==> flow/design.v <==
`timescale 1ps/1ps
module LASER (
	input CLK,
	input RST,
	input [3:0] X,
	input [3:0] Y,
	output reg [3:0] C1X,
	output reg [3:0] C1Y,
	output reg [3:0] C2X,
	output reg [3:0] C2Y,
	output DONE
);
parameter State_Data_Read									= 0,
					State_Calculate_Cover 					= 1,
					State_Next_Circle 							= 2,
					State_Refresh_Max_Cover_Circle	= 3,
					State_Data_Out 									= 4;
reg [2:0] State;
reg [3:0] DATA [39:0][1:0];  
reg [3:0] CNT_X,CNT_Y;
reg [5:0] CNT;
reg [2:0] STEP_CNT;
reg [6:0] ITER;  
reg [8:0] Calculate_REG;
reg [3:0] Distance1,Distance2,Distance3,Distance4;
reg S;
wire [3:0] Set_Circle [1:0];
reg [5:0] Max_Cover,Cover;
reg [3:0] Max_Cover_X,Max_Cover_Y;
reg inC1,inC2;
reg [7:0] sqrd1,sqrd2,sqrd3,sqrd4;
assign Set_Circle[0] = S ? C1X:C2X;
assign Set_Circle[1] = S ? C1Y:C2Y;
assign DONE = State== State_Data_Out ? 1'b1:1'b0;
always@(posedge CLK or posedge RST)begin
	if(RST)begin
		State <= State_Data_Read;	
		S<=0;
		{CNT_Y,CNT_X} <= 0;
		CNT <= 0;
		STEP_CNT <= 0;
		ITER <= 0;
		{Cover,Max_Cover} <= 0;
		{C1X,C1Y,C2X,C2Y} <= 0;
		{Max_Cover_Y,Max_Cover_X} <= 0; 
	end
	else begin
		case(State)
			State_Data_Read								:begin
				if(CNT>=39) begin
					State <= State_Calculate_Cover;
					CNT <= 0;
				end
				else CNT <= CNT+1;
				DATA[CNT][0] <= X;
				DATA[CNT][1] <= Y;
			end
			State_Calculate_Cover 				:begin  
				if(CNT>=39)begin
					State <= State_Next_Circle;
					CNT <= 0;
				end
				else begin
					CNT <= CNT+1;
				end
				if(inC1||inC2)begin
					Cover <= Cover+1;
				end
			end
			State_Next_Circle 						:begin  
				if(Cover>=Max_Cover)begin
					Max_Cover <= Cover;
					Max_Cover_Y <= CNT_Y;
					Max_Cover_X <= CNT_X;
				end
				if(Cover<=3)begin
					if(CNT_Y==15 && (CNT_X+10)>15)begin
						State <= State_Refresh_Max_Cover_Circle;
						CNT_Y <= 0;
						CNT_X <= 0;
					end
					else if((CNT_X+10)>15)begin
						CNT_Y <= CNT_Y+1;
						CNT_X <= 0;
						State <= State_Calculate_Cover;
					end
					else begin
						CNT_X <= CNT_X+10;
						State <= State_Calculate_Cover;
					end
				end
				else if(Cover<=10)begin
					if(CNT_Y==15 && (CNT_X+7)>15)begin
						State <= State_Refresh_Max_Cover_Circle;
						CNT_Y <= 0;
						CNT_X <= 0;
					end
					else if((CNT_X+7)>15)begin
						CNT_Y <= CNT_Y+1;
						CNT_X <= 0;
						State <= State_Calculate_Cover;
					end
					else begin
						CNT_X <= CNT_X+7;
						State <= State_Calculate_Cover;
					end
				end
				else if(Cover<=20)begin
					if(CNT_Y==15 && (CNT_X+3)>15)begin
						State <= State_Refresh_Max_Cover_Circle;
						CNT_Y <= 0;
						CNT_X <= 0;
					end
					else if((CNT_X+3)>15)begin
						CNT_Y <= CNT_Y+1;
						CNT_X <= 0;
						State <= State_Calculate_Cover;
					end
					else begin
						CNT_X <= CNT_X+3;
						State <= State_Calculate_Cover;
					end
				end
				else begin
					{CNT_Y,CNT_X}<= &{CNT_Y,CNT_X} ? 0:{CNT_Y,CNT_X}+1 ;
					State <= &{CNT_Y,CNT_X} ? State_Refresh_Max_Cover_Circle : State_Calculate_Cover;
				end
				Cover<=0;
			end
			State_Refresh_Max_Cover_Circle 	:begin 
				if(  (S&&{Max_Cover_Y,Max_Cover_X}=={C2Y,C2X}) ||
				 			(~S&&{Max_Cover_Y,Max_Cover_X}=={C1Y,C1X}) || (&ITER) ) State <= State_Data_Out;
				else begin 
					if(S) {C2Y,C2X} <= {Max_Cover_Y,Max_Cover_X};
					else {C1Y,C1X} <= {Max_Cover_Y,Max_Cover_X};
					State <= State_Calculate_Cover ; 
				end
				{CNT_Y,CNT_X} <= 0;
				CNT <= 0;
				STEP_CNT <= 0;
				ITER <= ITER+1;
				Cover<=0;
				S <= ~S;
			end
			State_Data_Out 								:begin 
				State <= State_Data_Read;	
				{CNT_Y,CNT_X} <= 0;
				S <= 0;
				CNT <= 0;
				STEP_CNT <= 0;
				ITER <= 0;
				{Cover,Max_Cover} <= 0;
				{C1X,C1Y,C2X,C2Y} <= 0;
				{Max_Cover_Y,Max_Cover_X} <= 0; 
			end
		endcase
	end
end
always@(*)begin
	if(State==State_Calculate_Cover)begin
		Distance1 = (CNT_X>DATA[CNT][0]) ? (CNT_X-DATA[CNT][0]):(DATA[CNT][0]-CNT_X);
		Distance2 = (CNT_Y>DATA[CNT][1]) ? (CNT_Y-DATA[CNT][1]):(DATA[CNT][1]-CNT_Y);	
		sqrd1 = Distance1*Distance1;
		sqrd2 = Distance2*Distance2;
		if( (sqrd1+sqrd2)<=16) inC1 = 1;
		else inC1 = 0;
		Distance3 = (Set_Circle[0]>DATA[CNT][0]) ? (Set_Circle[0]-DATA[CNT][0]):(DATA[CNT][0]-Set_Circle[0]);
		Distance4 = (Set_Circle[1]>DATA[CNT][1]) ? (Set_Circle[1]-DATA[CNT][1]):(DATA[CNT][1]-Set_Circle[1]);
		sqrd4 = Distance3*Distance3;
    sqrd3 = Distance4*Distance4;
		if( (sqrd3+sqrd4)<=16) inC2 = 1;
		else inC2 = 0;
	end
	else {Distance1,Distance2,inC1,inC2} = 0;
end
endmodule
Tool chain data of LASER
The steps from the RTL of LASER to its reports follow in flow order.
Line numbers count from 1 in the design file above.
Library cell names are shortened.
A cell with n/a has no value.

design
  design top = LASER
  clock = CLK
  library = sky130hd
  library corner = tt_025C_1v80

After elaboration
Source: Yosys, flattened and elaborated. Widths are those after wreduce. Registers that Yosys merges into a memory's read port (data or address) are not register bits. Print and check cells do not count.

word-level totals
  elaborated cells = 606
  register bits after elaboration = 381
  output and inout port bits = 17

operators by class
  equal/unequal tests = 135
  bitwise gates (word level) = 2
  add/subtract/negate cells = 20
  mux-type cells = 189
  order comparisons = 14
  reduce/logical cells = 148
  multiply operators = 4

operators by type and width
  kind                                                            number
  4-bit 2-to-1 mux                                                154
  4-bit case mux with 79-bit select                               1
  3-bit AND reduction                                             83
  7-bit by 6-bit equality test with 1-bit output with constant B  32
  4-bit case mux with 39-bit select                               1
  4-bit by 4-bit multiplier with 8-bit output                     4
  7-bit by 5-bit equality test with 1-bit output with constant B  16
  7-bit equality test with constant B                             16
  32-bit by 4-bit > comparator with 1-bit output with constant B  3
  6-bit by 5-bit equality test with 1-bit output with constant B  16
  2-bit nonzero test                                              44
  4-bit case mux with 2-bit select                                8
  7-bit by 4-bit equality test with 1-bit output with constant B  8
  6-bit by 4-bit equality test with 1-bit output with constant B  8
  6-bit equality test with constant B                             8
  6-bit case mux with 2-bit select                                3
  4-bit subtractor                                                8
  7-bit by 3-bit equality test with 1-bit output with constant B  4
  6-bit by 3-bit equality test with 1-bit output with constant B  4
  8-bit by 8-bit adder with 9-bit output                          2
  9-bit by 5-bit <= comparator with 1-bit output with constant B  2
  6-bit 2-to-1 mux                                                3
  4-bit > comparator                                              4
  8-bit equality test                                             2
  3-bit case mux with 5-bit select                                1
  2-bit inequality test with constant B                           7
  7-bit by 1-bit adder with 7-bit output with constant B          2
  7-bit by 2-bit equality test with 1-bit output with constant B  2

Other operator kinds: 41; their cells: 66.

Longest topological paths
Depth = most cells in a row (Yosys ltp): at word level without a register or memory, in the mapped netlist without a sequential cell, where the memories' decode and read muxes count.

logic depth
  depth in word-level cells = 14
  ABC_AREA = 0
  mapped depth = 39
  gate-level depth less buffers = 33

Netlist
The flow's flattened synthesis, as Yosys stat reports it; memories are mapped. The netlist is that of the ABC_AREA named above (0 if unset); the other value can give another one.

mapped netlist
  cell count = 1,703
  area of sequential cells = 11,187.0 um2
  buffer cells = 115
  synthesis area = 20,510.9 um2
  flip-flop cells = 383

cells by type
  cell type  number
  edfxtp_1   320
  mux2_2     160
  dfrtp_1    62
  ha_1       85
  a22oi_1    138
  fa_1       30
  nand2_1    142
  clkbuf_1   108
  inv_1      93
  nor2_1     84
  and3_1     50
  nor3_1     53
  mux2i_1    26
  nand4_1    34
  xnor2_1    22
  o21ai_0    38
  nand3_1    33
  a21oi_1    30

Other cell types: 42; their cells: 195.

Timing after synthesis
Source: OpenSTA report_checks on the synthesized netlist (no wires, ideal clock, input and output delay 20% of the period each), path of least setup slack; recovery checks are left aside. Register names are those of the netlist, which keeps one name where synthesis merged equal registers.

path after synthesis
  kind = reg2reg
  start = register CNT[3]
  end = register Cover[2]
  path delay = 9,020 ps
  setup time = 122 ps
  launch time at the first pin = 0 ps
  data arrival time = 8,898 ps
  path buffers = 3
  stages = 34
  path slack = -20 ps
  clock period = 9,000 ps
  synthesis period reached = 9,020 ps

"path delay" = arrival - input delay + setup time.
"stages" counts driving pins, that of a launching flip-flop among them; a cell with two outputs on the path counts twice.
"synthesis period reached" = period - worst setup slack (recovery checks aside). The figure is calculated, with input and output delays left at 20% of the set period.
Between the ends stands the longest chain of elaborated cells between them, by number of cells; it is not shown to be the way that was timed. Of several equally long chains one is given.
A line is the first line of the expression or statement that the cell stems from. Yosys adds cells for indexed reads and writes and turns some case tables into memories.
A register here has more assigning lines than the two given.

between the ends, after synthesis
  cells stage by stage = dfrtp_1 > clkbuf_1 > clkbuf_1 > inv_1 > ha_1 > xnor2_1 > buf_2 > nor2_1 > a311oi_1 > nand3_1 > nor4_4 > mux2_2 > ha_1 > fa_1 > inv_1 > a21o_1 > a21oi_1 > a41oi_1 > mux2i_1 > xnor2_1 > or2_2 > fa_1 > fa_1 > fa_1 > inv_1 > fa_1 > ha_1 > inv_1 > fa_1 > a31oi_1 > a221oi_1 > a32oi_1 > mux2_2 > a32o_1
  cells in the longest elaborated chain = 14

RTL lines, path after synthesis
  what                                            RTL line  source
  start: declaration                              21        reg [5:0] CNT;
  start: assignment                               54        else CNT <= CNT+1;
  start: assignment                               64        CNT <= CNT+1;
  6-bit subtractor                                161       Distance1 = (CNT_X>DATA[CNT][0]) ? (CNT_X-DATA[CNT][0]):(DATA[CNT][0]-CNT_X);
  7-bit by 1-bit adder with 7-bit output          161
  7-bit equality test                             161
  4-bit case mux with 79-bit select               161
  4-bit subtractor                                161
  4-bit 2-to-1 mux                                161
  4-bit by 4-bit multiplier with 8-bit output     163       sqrd1 = Distance1*Distance1;
  8-bit by 8-bit adder with 9-bit output          165       if( (sqrd1+sqrd2)<=16) inC1 = 1;
  9-bit by 5-bit <= comparator with 1-bit output  165
  1-bit 2-to-1 mux                                165
  1-bit 2-to-1 mux                                160       if(State==State_Calculate_Cover)begin
  1-bit logical OR                                66        if(inC1||inC2)begin
  6-bit 2-to-1 mux                                66
  6-bit case mux with 2-bit select                48        case(State)
  end: assignment                                 67        Cover <= Cover+1;
  end: assignment                                 128       Cover<=0;
  end: declaration                                28        reg [5:0] Max_Cover,Cover;

Worst path after layout
From the final timing report of record 1: the path of least setup slack in the routed layout; clock arrival at registers is part of the times.
The path's times are printed in steps of 10 ps; the period is the one set.

path post-layout
  kind = reg2reg
  start = register CNT[3]
  end = register Cover[4]
  data arrival time = 9,030 ps
  path slack = -1,700 ps
  setup time = 110 ps
  launch time at the first pin = 590 ps
  clock period = 6,840 ps
  stages = 38
  path buffers = 6

Between the ends stands the longest chain of elaborated cells between them, by number of cells; it is not shown to be the way that was timed. Of several equally long chains one is given.
A register here has more assigning lines than the two given.

between the ends, post-layout
  cells stage by stage = dfrtp_1 > inv_4 > ha_4 > xor2_4 > buf_6 > buf_16 > buf_6 > nor3_2 > buf_6 > a22oi_2 > nand4_1 > nor2_1 > nand2_2 > mux2_4 > buf_4 > ha_2 > inv_1 > fa_2 > (+2 left out) > a41oi_2 > mux2i_1 > xnor2_1 > or2_4 > fa_1 > fa_1 > fa_1 > inv_1 > fa_1 > ha_2 > inv_1 > fa_2 > a31oi_1 > a211oi_2 > a32oi_2 > buf_12 > mux2_4 > a32o_1
  cells in the longest elaborated chain = 14

RTL lines, path post-layout
  what                                            RTL line  source
  start: declaration                              21        reg [5:0] CNT;
  start: assignment                               54        else CNT <= CNT+1;
  start: assignment                               64        CNT <= CNT+1;
  6-bit subtractor                                161       Distance1 = (CNT_X>DATA[CNT][0]) ? (CNT_X-DATA[CNT][0]):(DATA[CNT][0]-CNT_X);
  7-bit by 1-bit adder with 7-bit output          161
  7-bit equality test                             161
  4-bit case mux with 79-bit select               161
  4-bit subtractor                                161
  4-bit 2-to-1 mux                                161
  4-bit by 4-bit multiplier with 8-bit output     163       sqrd1 = Distance1*Distance1;
  8-bit by 8-bit adder with 9-bit output          165       if( (sqrd1+sqrd2)<=16) inC1 = 1;
  9-bit by 5-bit <= comparator with 1-bit output  165
  1-bit 2-to-1 mux                                165
  1-bit 2-to-1 mux                                160       if(State==State_Calculate_Cover)begin
  1-bit logical OR                                66        if(inC1||inC2)begin
  6-bit 2-to-1 mux                                66
  6-bit case mux with 2-bit select                48        case(State)
  end: assignment                                 67        Cover <= Cover+1;
  end: assignment                                 128       Cover<=0;
  end: declaration                                28        reg [5:0] Max_Cover,Cover;

Subject: flow runs of LASER

Hi,

3 stored runs of LASER in the flow (synthesis by Yosys, layout by OpenROAD, sky130hd cells), in arbitrary order. Constraints: input delay and output delay 20% of the set period each, output load 0.01 pF.
"achieved clock period" is the run's clock period less its worst setup slack. It is reckoned from that one timing run; input and output delays stay at 20% of the period that was set.
"worst setup path time" is the time allowed to the run's worst setup path (the clock period less input and output delay, where it has them) less its slack. Clock arrival times count: a late capture clock shortens it, a late launch clock lengthens it.
By "power" is meant OpenSTA's value without simulated activity: inputs other than the clock are taken to toggle once in ten clock periods, and the tool carries that through the logic.
"worst setup path time" is given in steps of 10 ps.

Record 1
==> flow/run.sh <==
#!/bin/bash
# the make line also repeats the synthesis and layout settings of config.mk as NAME=value (left out here)
make -C /OpenROAD-flow-scripts/flow DESIGN_CONFIG=/design/flow/config.mk WORK_HOME=/design/flow/orfs CLKGATE_MAP_FILE= finish
==> flow/config.mk <==
export PLATFORM = sky130hd
export DESIGN_NAME = LASER
export DESIGN_NICKNAME = LASER
export VERILOG_FILES = /design/flow/design.v
export SDC_FILE = /design/flow/constraint.sdc
export NUM_CORES = 4
export LEC_CHECK = 0
export ABC_AREA = 0
export CAP_MARGIN = 30
export CELL_PAD_IN_SITES_DETAIL_PLACEMENT = 1
export CELL_PAD_IN_SITES_GLOBAL_PLACEMENT = 1
export CORE_ASPECT_RATIO = 1.16
export CORE_MARGIN = 9
export CORE_UTILIZATION = 46
export CTS_CLUSTER_DIAMETER = 112
export GPL_ROUTABILITY_DRIVEN = 0
export MAX_ROUTING_LAYER = met4
export MIN_ROUTING_LAYER = met2
export PLACE_DENSITY = 0.48
export SETUP_SLACK_MARGIN = 0.93
export SLEW_MARGIN = 5
export TNS_END_PERCENT = 95
==> flow/constraint.sdc <==
create_clock -name core_clock -period 6.84 [get_ports {CLK}]
set_input_delay 1.3680 -clock core_clock [delete_from_list [all_inputs] [get_ports {CLK}]]
set_output_delay 1.3680 -clock core_clock [all_outputs]
set_load 0.01 [all_outputs]

==> results of record 1 <==
chip area after synthesis (Yosys): 20,510.9 um2
die area: 52,535.7 um2
standard-cell area of the final layout: 25,793.5 um2
utilization: 59.2 %
worst setup slack after layout: -1,703 ps
total negative slack: -10,112 ps
worst hold slack: 532 ps
power: 5.042 mW
achieved clock period: 8,543 ps
worst setup path time: 8,540 ps
worst setup path kind: reg2reg

Record 2
==> flow/run.sh <==
#!/bin/bash
# the make line also repeats the synthesis and layout settings of config.mk as NAME=value (left out here)
make -C /OpenROAD-flow-scripts/flow DESIGN_CONFIG=/design/flow/config.mk WORK_HOME=/design/flow/orfs CLKGATE_MAP_FILE= finish
==> flow/config.mk <==
export PLATFORM = sky130hd
export DESIGN_NAME = LASER
export DESIGN_NICKNAME = LASER
export VERILOG_FILES = /design/flow/design.v
export SDC_FILE = /design/flow/constraint.sdc
export NUM_CORES = 4
export LEC_CHECK = 0
export ABC_AREA = 1
export CAP_MARGIN = 20
export CELL_PAD_IN_SITES_DETAIL_PLACEMENT = 0
export CORE_MARGIN = 10
export CORE_UTILIZATION = 28
export CTS_CLUSTER_DIAMETER = 290
export CTS_CLUSTER_SIZE = 40
export MAX_ROUTING_LAYER = met5
export PLACE_DENSITY_LB_ADDON = 0.07
export SETUP_SLACK_MARGIN = 1.28
export SLEW_MARGIN = 20
==> flow/constraint.sdc <==
create_clock -name core_clock -period 13.1 [get_ports {CLK}]
set_input_delay 2.6200 -clock core_clock [delete_from_list [all_inputs] [get_ports {CLK}]]
set_output_delay 2.6200 -clock core_clock [all_outputs]
set_load 0.01 [all_outputs]

==> results of record 2 <==
chip area after synthesis (Yosys): 21,614.5 um2
die area: 88,708.7 um2
standard-cell area of the final layout: 23,161.0 um2
utilization: 30.4 %
worst setup slack after layout: 3,756 ps
total negative slack: 0 ps
worst hold slack: 517 ps
power: 1.978 mW
achieved clock period: 9,344 ps
worst setup path time: 9,340 ps
worst setup path kind: reg2reg

Record 3
==> flow/run.sh <==
#!/bin/bash
# the make line also repeats the synthesis and layout settings of config.mk as NAME=value (left out here)
make -C /OpenROAD-flow-scripts/flow DESIGN_CONFIG=/design/flow/config.mk WORK_HOME=/design/flow/orfs CLKGATE_MAP_FILE= finish
==> flow/config.mk <==
export PLATFORM = sky130hd
export DESIGN_NAME = LASER
export DESIGN_NICKNAME = LASER
export VERILOG_FILES = /design/flow/design.v
export SDC_FILE = /design/flow/constraint.sdc
export NUM_CORES = 4
export LEC_CHECK = 0
export ABC_AREA = 1
export CAP_MARGIN = 30
export CORE_MARGIN = 2
export CORE_UTILIZATION = 40
export SLEW_MARGIN = 20
==> flow/constraint.sdc <==
create_clock -name core_clock -period 6.84 [get_ports {CLK}]
set_input_delay 1.3680 -clock core_clock [delete_from_list [all_inputs] [get_ports {CLK}]]
set_output_delay 1.3680 -clock core_clock [all_outputs]
set_load 0.01 [all_outputs]

==> results of record 3 <==
chip area after synthesis (Yosys): 21,614.5 um2
die area: 55,911.0 um2
standard-cell area of the final layout: 27,197.3 um2
utilization: 50.7 %
worst setup slack after layout: -355 ps
total negative slack: -1,966 ps
worst hold slack: 500 ps
power: 4.896 mW
achieved clock period: 7,195 ps
worst setup path time: 7,190 ps
worst setup path kind: reg2reg

Regards
